==> flow/design.v <==
module fixed_point_alu (
    input clk,
    input rst,
    input [1:0] op,           
    input signed [15:0] a,    
    input signed [15:0] b,    
    output reg signed [23:0] out,   
    output reg overflow       
);
    localparam Q8_MAX_POS = 16'sh7FFF;    
    localparam Q8_MAX_NEG = 16'sh8000;    
    localparam Q16_MAX_POS = 24'sh7FFFFF;  
    localparam Q16_MAX_NEG = 24'sh800000;  
    reg signed [31:0] mul_result;   
    reg signed [23:0] add_sub_result;
    always @(posedge clk or posedge rst) begin
        if (rst) begin
            out <= 0;
            overflow <= 0;
        end else begin
            case (op)
                2'b00: begin
                    add_sub_result = a + b;
                    if ((a > 0 && b > 0 && add_sub_result < 0) || 
                        (a < 0 && b < 0 && add_sub_result > 0)) begin
                        overflow <= 1;
                        out <= (a[15] == 1) ? Q16_MAX_NEG : Q16_MAX_POS;
                    end else begin
                        overflow <= 0;
                        out <= { {8{add_sub_result[15]}}, add_sub_result };  
                    end
                end
                2'b01: begin
                    add_sub_result = a - b;
                    if ((a > 0 && b < 0 && add_sub_result < 0) || 
                        (a < 0 && b > 0 && add_sub_result > 0)) begin
                        overflow <= 1;
                        out <= (a[15] == 1) ? Q16_MAX_NEG : Q16_MAX_POS;
                    end else begin
                        overflow <= 0;
                        out <= { {8{add_sub_result[15]}}, add_sub_result };  
                    end
                end
               2'b10: begin
    mul_result = a * b;   
    if ($signed(mul_result[31:8]) > $signed(Q16_MAX_POS)) begin
        overflow <= 1;
        out <= Q16_MAX_POS;
    end else if ($signed(mul_result[31:8]) < $signed(Q16_MAX_NEG)) begin
        overflow <= 1;
        out <= Q16_MAX_NEG;
    end else begin
        overflow <= 0;
        out <= mul_result[31:8];   
    end
end
                2'b11: begin
                    if (b == 0) begin   
                        overflow <= 1;
                        out <= (a[15] == 1) ? Q16_MAX_NEG : Q16_MAX_POS;
                    end else begin
                        out <= (a << 8) / b;
                        overflow <= 0;
                    end
                end
                default: begin
                    out <= 0;
                    overflow <= 0;
                end
            endcase
        end
    end
endmodule
[Reports on fixed_point_alu]
Tool output for the design above, in the order of the flow.
Line numbers count from 1 in the design file above.
Operators: Yosys type, input widths -> output width; for muxes data width and select width s.
Cell names lack the library's common part.
The mark -- stands for no value.
Design
  top: fixed_point_alu
  clock input: clk
  library: sky130hd
  library corner: tt_025C_1v80

[Word-level counts]
Yosys after proc, flatten, opt, wreduce and memory -nomap, before mapping. Enables and synchronous resets that opt folds into registers are not counted as muxes. Memory bits, and registers merged into a memory's read port (data or address), are not among the register bits. Print and check cells are not counted. Equal cells are merged and count once.
Storage and ports
  register bits: 25
  input bits: 36
  elaborated cells: 44
Cells by class
  add/subtract/negate cells: 2
  multiply operators: 1
  div/mod/pow operators: 1
  $lt $le $gt $ge: 10
  equal/unequal tests: 3
  multiplexer cells: 13
  reductions and logical operators: 12
Operators by type and width (number)
  $mul 16x16->32: 1
  $div 24x16->24: 1
  $mux 24: 6
  $pmux 24 s4: 1
  $gt 17x1->1 const B: 2
  $lt 17x1->1 const B: 2
  $gt 16x1->1 const B: 2
  $lt 16x1->1 const B: 2
  $gt 24x24->1 const B: 1
  $lt 24x24->1 const B: 1
  $add 16x16->17: 1
  $sub 16x16->17: 1
  $logic_not 16->1: 1
  $logic_and 1x1->1: 8
  $mux 1: 5
  $eq 2x2->1 const B: 2
  $pmux 1 s4: 1
  $logic_or 1x1->1: 2
  $eq 2x1->1 const B: 1
  $logic_not 2->1: 1

[Longest topological paths]
Yosys ltp: most cells in a row. Word level: on the elaborated netlist, between registers, memories and ports. Mapped: between sequential cells and ports; inverters and the memories' decode and read muxes count.
Depth
  word-level depth: 6
  ABC_AREA: 0
  mapped depth: 253
  mapped depth without buffers: 227

[Synthesis result]
Yosys stat after the flow's synthesis: flattened, memories mapped to cells. It holds for the ABC_AREA given above (unset counts as 0); a run with the other value may have another netlist.
The area totals of this step are shown rounded.
Cell types
  fa_1: number 264, total area 5.29E+03 µm²
  ha_1: number 407, total area 5.09E+03 µm²
  xnor2_1: number 195, total area 1.71E+03 µm²
  nand2_1: number 436, total area 1636.57 µm²
  inv_1: number 393, total area 1.48E+03 µm²
  nor2_1: number 331, total area 1.24E+03 µm²
  a21oi_1: number 241, total area 1.21E+03 µm²
  o21ai_0: number 194, total area 970.931 µm²
  a21o_1: number 117, total area 878.342 µm²
  xor2_1: number 83, total area 726.947 µm²
  o21a_1: number 86, total area 645.619 µm²
  dfrtp_1: number 25, total area 625.6 µm²
  nor3_1: number 94, total area 470.451 µm²
  and2_1: number 73, total area 456.688 µm²
  nand3_1: number 86, total area 430.413 µm²
  clkbuf_1: number 111, total area 416.65 µm²
  mux2_2: number 34, total area 382.867 µm²
  o211ai_1: number 47, total area 352.838 µm²
Other cell types: 89; their cells: 814.
Synthesis totals
  standard cells after synthesis: 4031
  mapped area: 30210 µm²
  mapped flip-flops: 25
  buffers: 155

[Timing after synthesis]
OpenSTA on the mapped netlist: ideal clock, no wires. The path of least setup slack (recovery checks aside). Input and output delay are each 20% of the period. Register names are those of the netlist, which keeps one name where synthesis merged equal registers.
Timing path after synthesis
  path kind: input-to-reg
  from: input b[0]
  to: register out[18]
  clock period: 60.0 ns
  external input delay: 12.000 ns
  library setup time: 0.123 ns
  time at the first pin: 12.000 ns
  data arrival time: 61.386 ns
  data required time: 59.877 ns
  setup slack: -1.509 ns
  path delay: 49.509 ns
  stages: 228
  path buffers: 33
  synthesis period reached: 61.509 ns
"path delay" is the arrival time less input delay plus setup time.
"stages" counts driving pins, that of a launching flip-flop among them; a cell with two outputs on the path counts twice.
"synthesis period reached" = period - worst setup slack (recovery checks aside). The figure is calculated, with input and output delays left at 20% of the set period.
At most two assigning lines are given for a register; there are more.
On the way, after synthesis
  path through: buf_2 > clkinv_1 > clkbuf_1 > ha_1 > clkbuf_1 > nor3b_2 > nor2_1 > xnor2_1 > o2111ai_1 > or3_1 > clkbuf_1 > mux2i_2 > ha_1 > o21a_1 > or2_2 > and2_1 > nand2_1 > mux2i_1 > [... 192 more ...] > nor2_1 > a21o_1 > ha_1 > a21o_1 > a21o_1 > a21o_1 > a21o_1 > a21oi_1 > o211ai_1 > a211o_1 > nor2_1 > ha_1 > and3_1 > clkbuf_1 > a41oi_1 > xor2_1 > o21ai_0 > nand2_1
  elaborated cells on any way between the ends: 29
  classes of those cells: 2 x add/sub; 1 x mul; 1 x div; 8 x compare; 6 x mux; 11 x reduce/logical
Ends and longest elaborated chain, after synthesis
  start: declaration: RTL line 6  | input signed [15:0] b,
  end: assignment: RTL line 27  | out <= (a[15] == 1) ? Q16_MAX_NEG : Q16_MAX_POS;
  end: assignment: RTL line 30  | out <= { {8{add_sub_result[15]}}, add_sub_result };
  end: declaration: RTL line 7  | output reg signed [23:0] out,
No chain of elaborated cells between the ends is given.

[Timing after layout]
From the final timing report of run 1: the path of least setup slack in the routed layout; clock arrival at registers is part of the times.
Timing path after layout
  path kind: input-to-reg
  from: input a[9]
  to: register out[9]
  clock period: 57.9 ns
  external input delay: 11.58 ns
  library setup time: 0.17 ns
  time at the first pin: 11.58 ns
  data arrival time: 56.51 ns
  data required time: 58.00 ns
  setup slack: 1.49 ns
  stages: 229
  path buffers: 38
At most two assigning lines are given for a register; there are more.
On the way, after layout
  path through: buf_6 > or4_4 > or4_4 > buf_6 > nor4_4 > ha_4 > nand3_2 > or4_4 > o31ai_4 > mux2i_4 > ha_4 > o21a_1 > or2_4 > and2_4 > nand2_4 > mux2i_4 > ha_4 > o21a_1 > [... 193 more ...] > buf_12 > nor2_2 > a221o_1 > ha_1 > nand4_1 > nor2_2 > nand3_2 > or3_4 > a311oi_4 > buf_4 > nor3_2 > buf_4 > buf_6 > a41oi_4 > xnor2_2 > o21ai_1 > buf_4 > nand4_1
  elaborated cells on any way between the ends: 28
  classes of those cells: 2 x add/sub; 1 x mul; 1 x div; 8 x compare; 6 x mux; 10 x reduce/logical
Ends and longest elaborated chain, after layout
  start: declaration: RTL line 5  | input signed [15:0] a,
  end: assignment: RTL line 27  | out <= (a[15] == 1) ? Q16_MAX_NEG : Q16_MAX_POS;
  end: assignment: RTL line 30  | out <= { {8{add_sub_result[15]}}, add_sub_result };
  end: declaration: RTL line 7  | output reg signed [23:0] out,
No chain of elaborated cells between the ends is given.

Ticket comment

3 stored runs of fixed_point_alu in the flow (synthesis by Yosys, layout by OpenROAD, sky130hd cells), in arbitrary order. Constraints: input delay and output delay 20% of the set period each, output load 0.01 pF.
"period achieved" is the run's clock period less its worst setup slack. It is reckoned from that one timing run; input and output delays stay at 20% of the period that was set.
"allowed time less slack (worst setup path)": the worst setup path's part of the clock period (all of it between registers, 20% less for each end at a port) less its slack. A launch clock that arrives late makes it longer, a capture clock that arrives late makes it shorter.
The measured numbers are rounded.

==> run 1: settings <==
{ "CORE_ASPECT_RATIO": 1.26, "CORE_UTILIZATION": 58, "CTS_CLUSTER_SIZE": 21, "MAX_ROUTING_LAYER": "met5", "PLACE_DENSITY": 0.57, "SETUP_SLACK_MARGIN": 5.0, "TNS_END_PERCENT": 95, "period_ns": 57.9, "CAP_MARGIN": 20, "CORE_MARGIN": 2, "SLEW_MARGIN": 20 }
==> run 1: results <==
post-synthesis cell area: 30210 µm²
die size: 53930 µm²
standard-cell area after layout: 41620 µm²
utilization of the finished layout: 0.811
lowest setup slack: 1.494 ns
total negative slack on setup checks: 0.000 ns
period achieved: 56.406 ns
allowed time less slack (worst setup path): 44.83 ns
kind of the worst setup path: input-to-reg

==> run 2: settings <==
{ "CORE_UTILIZATION": 40, "period_ns": 59.0, "CAP_MARGIN": 20, "CORE_MARGIN": 2, "SLEW_MARGIN": 20 }
==> run 2: results <==
post-synthesis cell area: 30210 µm²
die size: 77730 µm²
standard-cell area after layout: 35680 µm²
utilization of the finished layout: 0.479
lowest setup slack: 1.435 ns
total negative slack on setup checks: 0.000 ns
period achieved: 57.565 ns
allowed time less slack (worst setup path): 45.76 ns
kind of the worst setup path: input-to-reg

==> run 3: settings <==
{ "ABC_AREA": 1, "CELL_PAD_IN_SITES_GLOBAL_PLACEMENT": 2, "CORE_MARGIN": 5, "CORE_UTILIZATION": 40, "CTS_CLUSTER_DIAMETER": 258, "CTS_CLUSTER_SIZE": 70, "GPL_ROUTABILITY_DRIVEN": 0, "MIN_ROUTING_LAYER": "met2", "SETUP_SLACK_MARGIN": 5.0, "TNS_END_PERCENT": 45, "period_ns": 66.4, "CAP_MARGIN": 20, "SLEW_MARGIN": 20 }
==> run 3: results <==
post-synthesis cell area: 29410 µm²
die size: 79050 µm²
standard-cell area after layout: 36730 µm²
utilization of the finished layout: 0.503
lowest setup slack: 5.240 ns
total negative slack on setup checks: 0.000 ns
period achieved: 61.160 ns
allowed time less slack (worst setup path): 47.88 ns
kind of the worst setup path: input-to-reg
